==> flow/design.v <==
`timescale 1ns / 1ps
module TNS_dec_33(
    input wire clk,
    input wire rst_n,
    input wire [32:0] codein,
    output reg [30 - 1 : 0] dataout
    );
    wire [30 - 1 : 0] dataout_wire;
    assign dataout_wire = (codein[32]*847425747) + (codein[31]*564950498) + (codein[30]*282475249) + 
                    (codein[29]*121060821) + (codein[28]*80707214) + (codein[27]*40353607) + 
                    (codein[26]*17294403) + (codein[25]*11529602) + (codein[24]*5764801) + 
                    (codein[23]*2470629) + (codein[22]*1647086) + (codein[21]*823543) + 
                    (codein[20]*352947) + (codein[19]*235298) + (codein[18]*117649) + (codein[17]*50421) + (codein[16]*33614) + 
                    (codein[15]*16807) + (codein[14]*7203) + (codein[13]*4802) + (codein[12]*2401) + (codein[11]*1029) +
                    (codein[10]*686) + (codein[9]*343) + (codein[8]*147) + (codein[7]*98) + (codein[6]*49) +
                    (codein[5]*21) + (codein[4]*14) + (codein[3]*7) + (codein[2]*3) + (codein[1]*2) +
                    (codein[0]*1);
    always @(posedge clk or negedge rst_n) begin
        if (~rst_n) begin
            dataout <= 0;
        end
        else begin
            dataout <= dataout_wire;
        end
    end
endmodule
# Tool chain data of TNS_dec_33
# The steps from the RTL of TNS_dec_33 to its reports follow in flow order.
# Line numbers count from 1 in the design file above.
# Operators: Yosys type, input widths -> output width; for muxes data width and select width s.
# Not given: -
[design]
design = "TNS_dec_33"
clk_port = "clk"
lib = "sky130hd"
corner = "tt_025C_1v80"

# Word level
# Source: Yosys, flattened and elaborated, memories not mapped. Widths are those after wreduce; folded enables and synchronous resets count as part of the registers. Registers that Yosys merges into a memory's read port (data or address) are not register bits. Print and check cells do not count. Equal cells are merged and count once.
[bits]
word_cells = 64
latchBits = 0
mem_bits_ro = 0
out_inout_bits = 30
regBits = 30
clocked_rd_ports_x_width = 0
mem_count = 0
ramBits = 0
[op_classes]
n_eq = 0
div_mod_pow = 0
shift = 0
mul = 31
bitwise = 0
addsub = 32
n_mux = 0
cmp = 0
n_reduce_logical = 0
[op_table]
columns = ["operator", "count"]
rows = [
  ["$add 30x14->30", 2],
  ["$add 30x17->30", 2],
  ["$add 30x28->30", 2],
  ["$add 30x30->30", 2],
  ["$mul 1x26->27 const B", 2],
  ["$mul 1x23->24 const B", 2],
  ["$mul 1x20->21 const B", 2],
  ["$mul 1x17->18 const B", 2],
  ["$mul 1x15->16 const B", 2],
  ["$mul 1x29->30 const B", 1],
  ["$mul 1x30->30 const B", 1],
  ["$add 30x1->30", 1],
  ["$add 30x10->30", 1],
  ["$add 30x11->30", 1],
  ["$add 30x12->30", 1],
  ["$add 30x13->30", 1],
  ["$add 30x16->30", 1],
  ["$add 30x18->30", 1],
  ["$add 30x19->30", 1],
  ["$add 30x2->30", 1],
  ["$add 30x20->30", 1],
  ["$add 30x21->30", 1],
  ["$add 30x22->30", 1],
  ["$add 30x23->30", 1],
  ["$add 30x24->30", 1],
  ["$add 30x25->30", 1],
  ["$add 30x26->30", 1],
  ["$add 30x27->30", 1],
]
# Not listed: further kinds 22, cells in them 26.

# Depth
# Longest topological path by Yosys (ltp), each cell counted once; first at word level (registers and memories cut), then after technology mapping (sequential cells cut; the memories' decode and read muxes count).
[depth]
depth_word = 33
ABC_AREA = 1
depth_mapped = 27
depth_no_buf = 27

# Mapped cells and area
# The flow's flattened synthesis, as Yosys stat reports it; memories are mapped. The netlist is that of the ABC_AREA named above (0 if unset); the other value can give another one.
[synth_totals]
seq_area_um2 = 750.7
mapped_area_um2 = 10161.0
cell_count = 1137
ffs = 30
buf_cells = 0
[types]
columns = ["cell_type", "count", "type_area_um2"]
rows = [
  ["sky130_fd_sc_hd__fa_1", 193, 3.86E+03],
  ["sky130_fd_sc_hd__ha_1", 210, 2627.52],
  ["sky130_fd_sc_hd__inv_1", 406, 1.52E+03],
  ["sky130_fd_sc_hd__dfrtp_1", 30, 750.72],
  ["sky130_fd_sc_hd__nand2_1", 166, 623.098],
  ["sky130_fd_sc_hd__nand3_1", 28, 140.134],
  ["sky130_fd_sc_hd__a21oi_1", 18, 90.086],
  ["sky130_fd_sc_hd__nor2_1", 23, 86.333],
  ["sky130_fd_sc_hd__xor2_1", 9, 78.826],
  ["sky130_fd_sc_hd__nor2_2", 10, 62.56],
  ["sky130_fd_sc_hd__nand2_2", 9, 56.304],
  ["sky130_fd_sc_hd__xnor2_1", 6, 52.55],
  ["sky130_fd_sc_hd__nand4_1", 8, 50.048],
  ["sky130_fd_sc_hd__o21bai_1", 5, 37.536],
  ["sky130_fd_sc_hd__nand3_2", 3, 30.029],
  ["sky130_fd_sc_hd__and2_1", 4, 25.024],
  ["sky130_fd_sc_hd__or2_2", 3, 18.768],
  ["sky130_fd_sc_hd__and3_1", 2, 12.512],
]
# Other cell types: 4; their cells: 4.

# Worst setup path after synthesis
# Path of least setup slack by OpenSTA after synthesis, without wires, with an ideal clock, recovery checks aside; 20% of the period is set as input and as output delay. Where synthesis merged equal registers, the netlist keeps one of their names.
[synth_timing]
path_kind = "in2reg"
startpoint = "input port codein[27]"
endpoint = "register dataout[17]"
input_delay_ns = 2.400
t_required_ns = 11.883
period_ns = 12.0
path_delay_ns = 5.317
slack_ns = 4.284
path_stages = 23
arrival_time_ns = 7.600
t_first_pin_ns = 2.400
n_path_buf = 0
synth_period_reached_ns = 7.716
# "path_delay_ns" = arrival - input delay + setup time.
# "path_stages": output pins that drive a net of the path, with the launching flip-flop's if there is one; two outputs of one cell count as two.
# "synth_period_reached_ns" is the clock period less the worst setup slack; recovery checks do not enter. This is arithmetic on one report: input and output delays are still those of the set period (20% each).
# Between the ends stands the longest chain of elaborated cells between them, by number of cells; it is not shown to be the way that was timed. Of several equally long chains one is given.
# Each line given opens the expression or statement behind the cell; cells for indexed reads and writes are added by Yosys, which also makes memories of some case tables.
[synth_via]
path_cell_list = "sky130_fd_sc_hd__fa_1 > sky130_fd_sc_hd__inv_1 > sky130_fd_sc_hd__fa_1 > sky130_fd_sc_hd__fa_1 > sky130_fd_sc_hd__inv_1 > sky130_fd_sc_hd__fa_1 > sky130_fd_sc_hd__fa_1 > sky130_fd_sc_hd__fa_1 > sky130_fd_sc_hd__inv_1 > sky130_fd_sc_hd__fa_1 > sky130_fd_sc_hd__inv_1 > sky130_fd_sc_hd__fa_1 > sky130_fd_sc_hd__ha_1 > sky130_fd_sc_hd__inv_1 > sky130_fd_sc_hd__fa_1 > sky130_fd_sc_hd__inv_1 > sky130_fd_sc_hd__nand3_1 > sky130_fd_sc_hd__nand3_2 > sky130_fd_sc_hd__nand2_1 > sky130_fd_sc_hd__nand2_2 > sky130_fd_sc_hd__nand3_1 > sky130_fd_sc_hd__nand3_1 > sky130_fd_sc_hd__nand2_1"
elab_chain_cells = 29
cells_between = 29
lines_between = 2
cone_classes = "add/sub (28); mul (1)"
[synth_lines]
columns = ["item", "line", "text"]
rows = [
  ["start, declared", 5, "input wire [32:0] codein,"],
  ["$mul 1x26->27", 10, "(codein[29]*121060821) + (codein[28]*80707214) + (codein[27]*40353607) +"],
  ["$add 30x27->30", 9, "assign dataout_wire = (codein[32]*847425747) + (codein[31]*564950498) + (codein[30]*282475249) +"],
  ["$add 30x26->30", 9, ""],
  ["$add 30x25->30", 9, ""],
  ["$add 30x24->30", 9, ""],
  ["$add 30x23->30", 9, ""],
  ["$add 30x22->30", 9, ""],
  ["[... 15 more ...]", "-", ""],
  ["$add 30x7->30", 9, ""],
  ["$add 30x6->30", 9, ""],
  ["$add 30x5->30", 9, ""],
  ["$add 30x4->30", 9, ""],
  ["$add 30x3->30", 9, ""],
  ["$add 30x2->30", 9, ""],
  ["$add 30x1->30", 9, ""],
  ["end, assigned", 20, "dataout <= 0;"],
  ["end, assigned", 23, "dataout <= dataout_wire;"],
  ["end, declared", 6, "output reg [30 - 1 : 0] dataout"],
]

# Worst path after layout
# Path of least setup slack in the final report of flow run 1 (OpenROAD, finished layout, wires in). Where an end is a register, its clock arrival counts in the times.
[layout_timing]
path_kind = "in2reg"
startpoint = "input port codein[22]"
endpoint = "register dataout[25]"
input_delay_ns = 1.76
period_ns = 8.8
n_path_buf = 1
arrival_time_ns = 8.16
path_stages = 27
slack_ns = 0.80
t_required_ns = 8.96
t_first_pin_ns = 1.76
# Between the ends stands the longest chain of elaborated cells between them, by number of cells; it is not shown to be the way that was timed. Of several equally long chains one is given.
[layout_via]
path_cell_list = "sky130_fd_sc_hd__clkdlybuf4s50_1 > sky130_fd_sc_hd__inv_1 > sky130_fd_sc_hd__ha_1 > sky130_fd_sc_hd__inv_1 > sky130_fd_sc_hd__fa_1 > sky130_fd_sc_hd__inv_1 > sky130_fd_sc_hd__fa_1 > sky130_fd_sc_hd__inv_1 > sky130_fd_sc_hd__fa_1 > sky130_fd_sc_hd__inv_1 > sky130_fd_sc_hd__fa_1 > sky130_fd_sc_hd__fa_1 > sky130_fd_sc_hd__inv_1 > sky130_fd_sc_hd__fa_1 > sky130_fd_sc_hd__inv_1 > sky130_fd_sc_hd__fa_1 > sky130_fd_sc_hd__ha_1 > sky130_fd_sc_hd__inv_1 > sky130_fd_sc_hd__fa_1 > sky130_fd_sc_hd__inv_1 > sky130_fd_sc_hd__nand3_1 > sky130_fd_sc_hd__nand3_2 > sky130_fd_sc_hd__nand2_1 > sky130_fd_sc_hd__nand2_2 > sky130_fd_sc_hd__nand2_1 > sky130_fd_sc_hd__nand4_1 > sky130_fd_sc_hd__nand2_1"
elab_chain_cells = 24
cells_between = 24
lines_between = 2
cone_classes = "add/sub (23); mul (1)"
[layout_lines]
columns = ["item", "line", "text"]
rows = [
  ["start, declared", 5, "input wire [32:0] codein,"],
  ["$mul 1x20->21", 12, "(codein[23]*2470629) + (codein[22]*1647086) + (codein[21]*823543) +"],
  ["$add 30x22->30", 9, "assign dataout_wire = (codein[32]*847425747) + (codein[31]*564950498) + (codein[30]*282475249) +"],
  ["$add 30x21->30", 9, ""],
  ["$add 30x20->30", 9, ""],
  ["$add 30x19->30", 9, ""],
  ["$add 30x18->30", 9, ""],
  ["$add 30x17->30 (2 in a row)", 9, ""],
  ["[... 9 more ...]", "-", ""],
  ["$add 30x7->30", 9, ""],
  ["$add 30x6->30", 9, ""],
  ["$add 30x5->30", 9, ""],
  ["$add 30x4->30", 9, ""],
  ["$add 30x3->30", 9, ""],
  ["$add 30x2->30", 9, ""],
  ["$add 30x1->30", 9, ""],
  ["end, assigned", 20, "dataout <= 0;"],
  ["end, assigned", 23, "dataout <= dataout_wire;"],
  ["end, declared", 6, "output reg [30 - 1 : 0] dataout"],
]

# Measured data: module TNS_dec_33, platform sky130hd, 4 stored runs of the flow under differing settings, order arbitrary. Input and output delays are each 20% of the period that was set; the output load is 0.01 pF.
# "period_less_ws_ns" means the clock period less the worst setup slack. The figure is calculated, with input and output delays left at 20% of the set period.
# By "worst_setup_path_time_ns" is meant the share of the clock period that the worst setup path is allowed (20% is reserved at inputs, 20% at outputs), minus its slack. Clock arrival times at its registers enter into it.

[[run]]
name = "flow run 1"
[run.settings]
ABC_AREA = 1
CORE_UTILIZATION = 25
period_ns = 8.8
CAP_MARGIN = 20
CORE_MARGIN = 2
SLEW_MARGIN = 20
[run.results]
final_setup_tns_ns = 0.000
yosys_chip_area_um2 = 10161.0
period_less_ws_ns = 7.996
total_die_area_um2 = 42273.4
ws_setup_ns = 0.804
worst_setup_path_time_ns = 6.24
path_kind = "in2reg"
stdcell_area_um2 = 11666.2
layout_utilization_pct = 29.2

[[run]]
name = "flow run 2"
[run.settings]
ABC_AREA = 1
period_ns = 6.3
CAP_MARGIN = 20
CORE_MARGIN = 2
CORE_UTILIZATION = 40
SLEW_MARGIN = 20
[run.results]
final_setup_tns_ns = -1.841
yosys_chip_area_um2 = 10161.0
period_less_ws_ns = 6.445
total_die_area_um2 = 26693.0
ws_setup_ns = -0.145
worst_setup_path_time_ns = 5.19
path_kind = "in2reg"
stdcell_area_um2 = 13681.9
layout_utilization_pct = 54.6

[[run]]
name = "flow run 3"
[run.settings]
CAP_MARGIN = 15
CELL_PAD_IN_SITES_DETAIL_PLACEMENT = 2
CELL_PAD_IN_SITES_GLOBAL_PLACEMENT = 2
CORE_ASPECT_RATIO = 0.78
CORE_UTILIZATION = 32
CTS_CLUSTER_SIZE = 18
GPL_ROUTABILITY_DRIVEN = 0
MAX_ROUTING_LAYER = "met4"
PLACE_DENSITY_LB_ADDON = 0.12
SETUP_SLACK_MARGIN = -0.1
period_ns = 12.0
CORE_MARGIN = 2
SLEW_MARGIN = 20
[run.results]
final_setup_tns_ns = 0.000
yosys_chip_area_um2 = 9506.6
period_less_ws_ns = 9.344
total_die_area_um2 = 31113.8
ws_setup_ns = 2.656
worst_setup_path_time_ns = 6.94
path_kind = "in2reg"
stdcell_area_um2 = 10799.1
layout_utilization_pct = 37.1

[[run]]
name = "flow run 4"
[run.settings]
ABC_AREA = 0
CAP_MARGIN = 0
CELL_PAD_IN_SITES_DETAIL_PLACEMENT = 1
CORE_ASPECT_RATIO = 0.92
CORE_MARGIN = 9
GPL_TIMING_DRIVEN = 0
HOLD_SLACK_MARGIN = 0.26
MAX_ROUTING_LAYER = "met5"
SETUP_SLACK_MARGIN = 1.54
period_ns = 8.32
CORE_UTILIZATION = 40
SLEW_MARGIN = 20
[run.results]
final_setup_tns_ns = 0.000
yosys_chip_area_um2 = 9506.6
period_less_ws_ns = 7.527
total_die_area_um2 = 29645.1
ws_setup_ns = 0.793
worst_setup_path_time_ns = 5.86
path_kind = "in2reg"
stdcell_area_um2 = 11279.6
layout_utilization_pct = 48.9
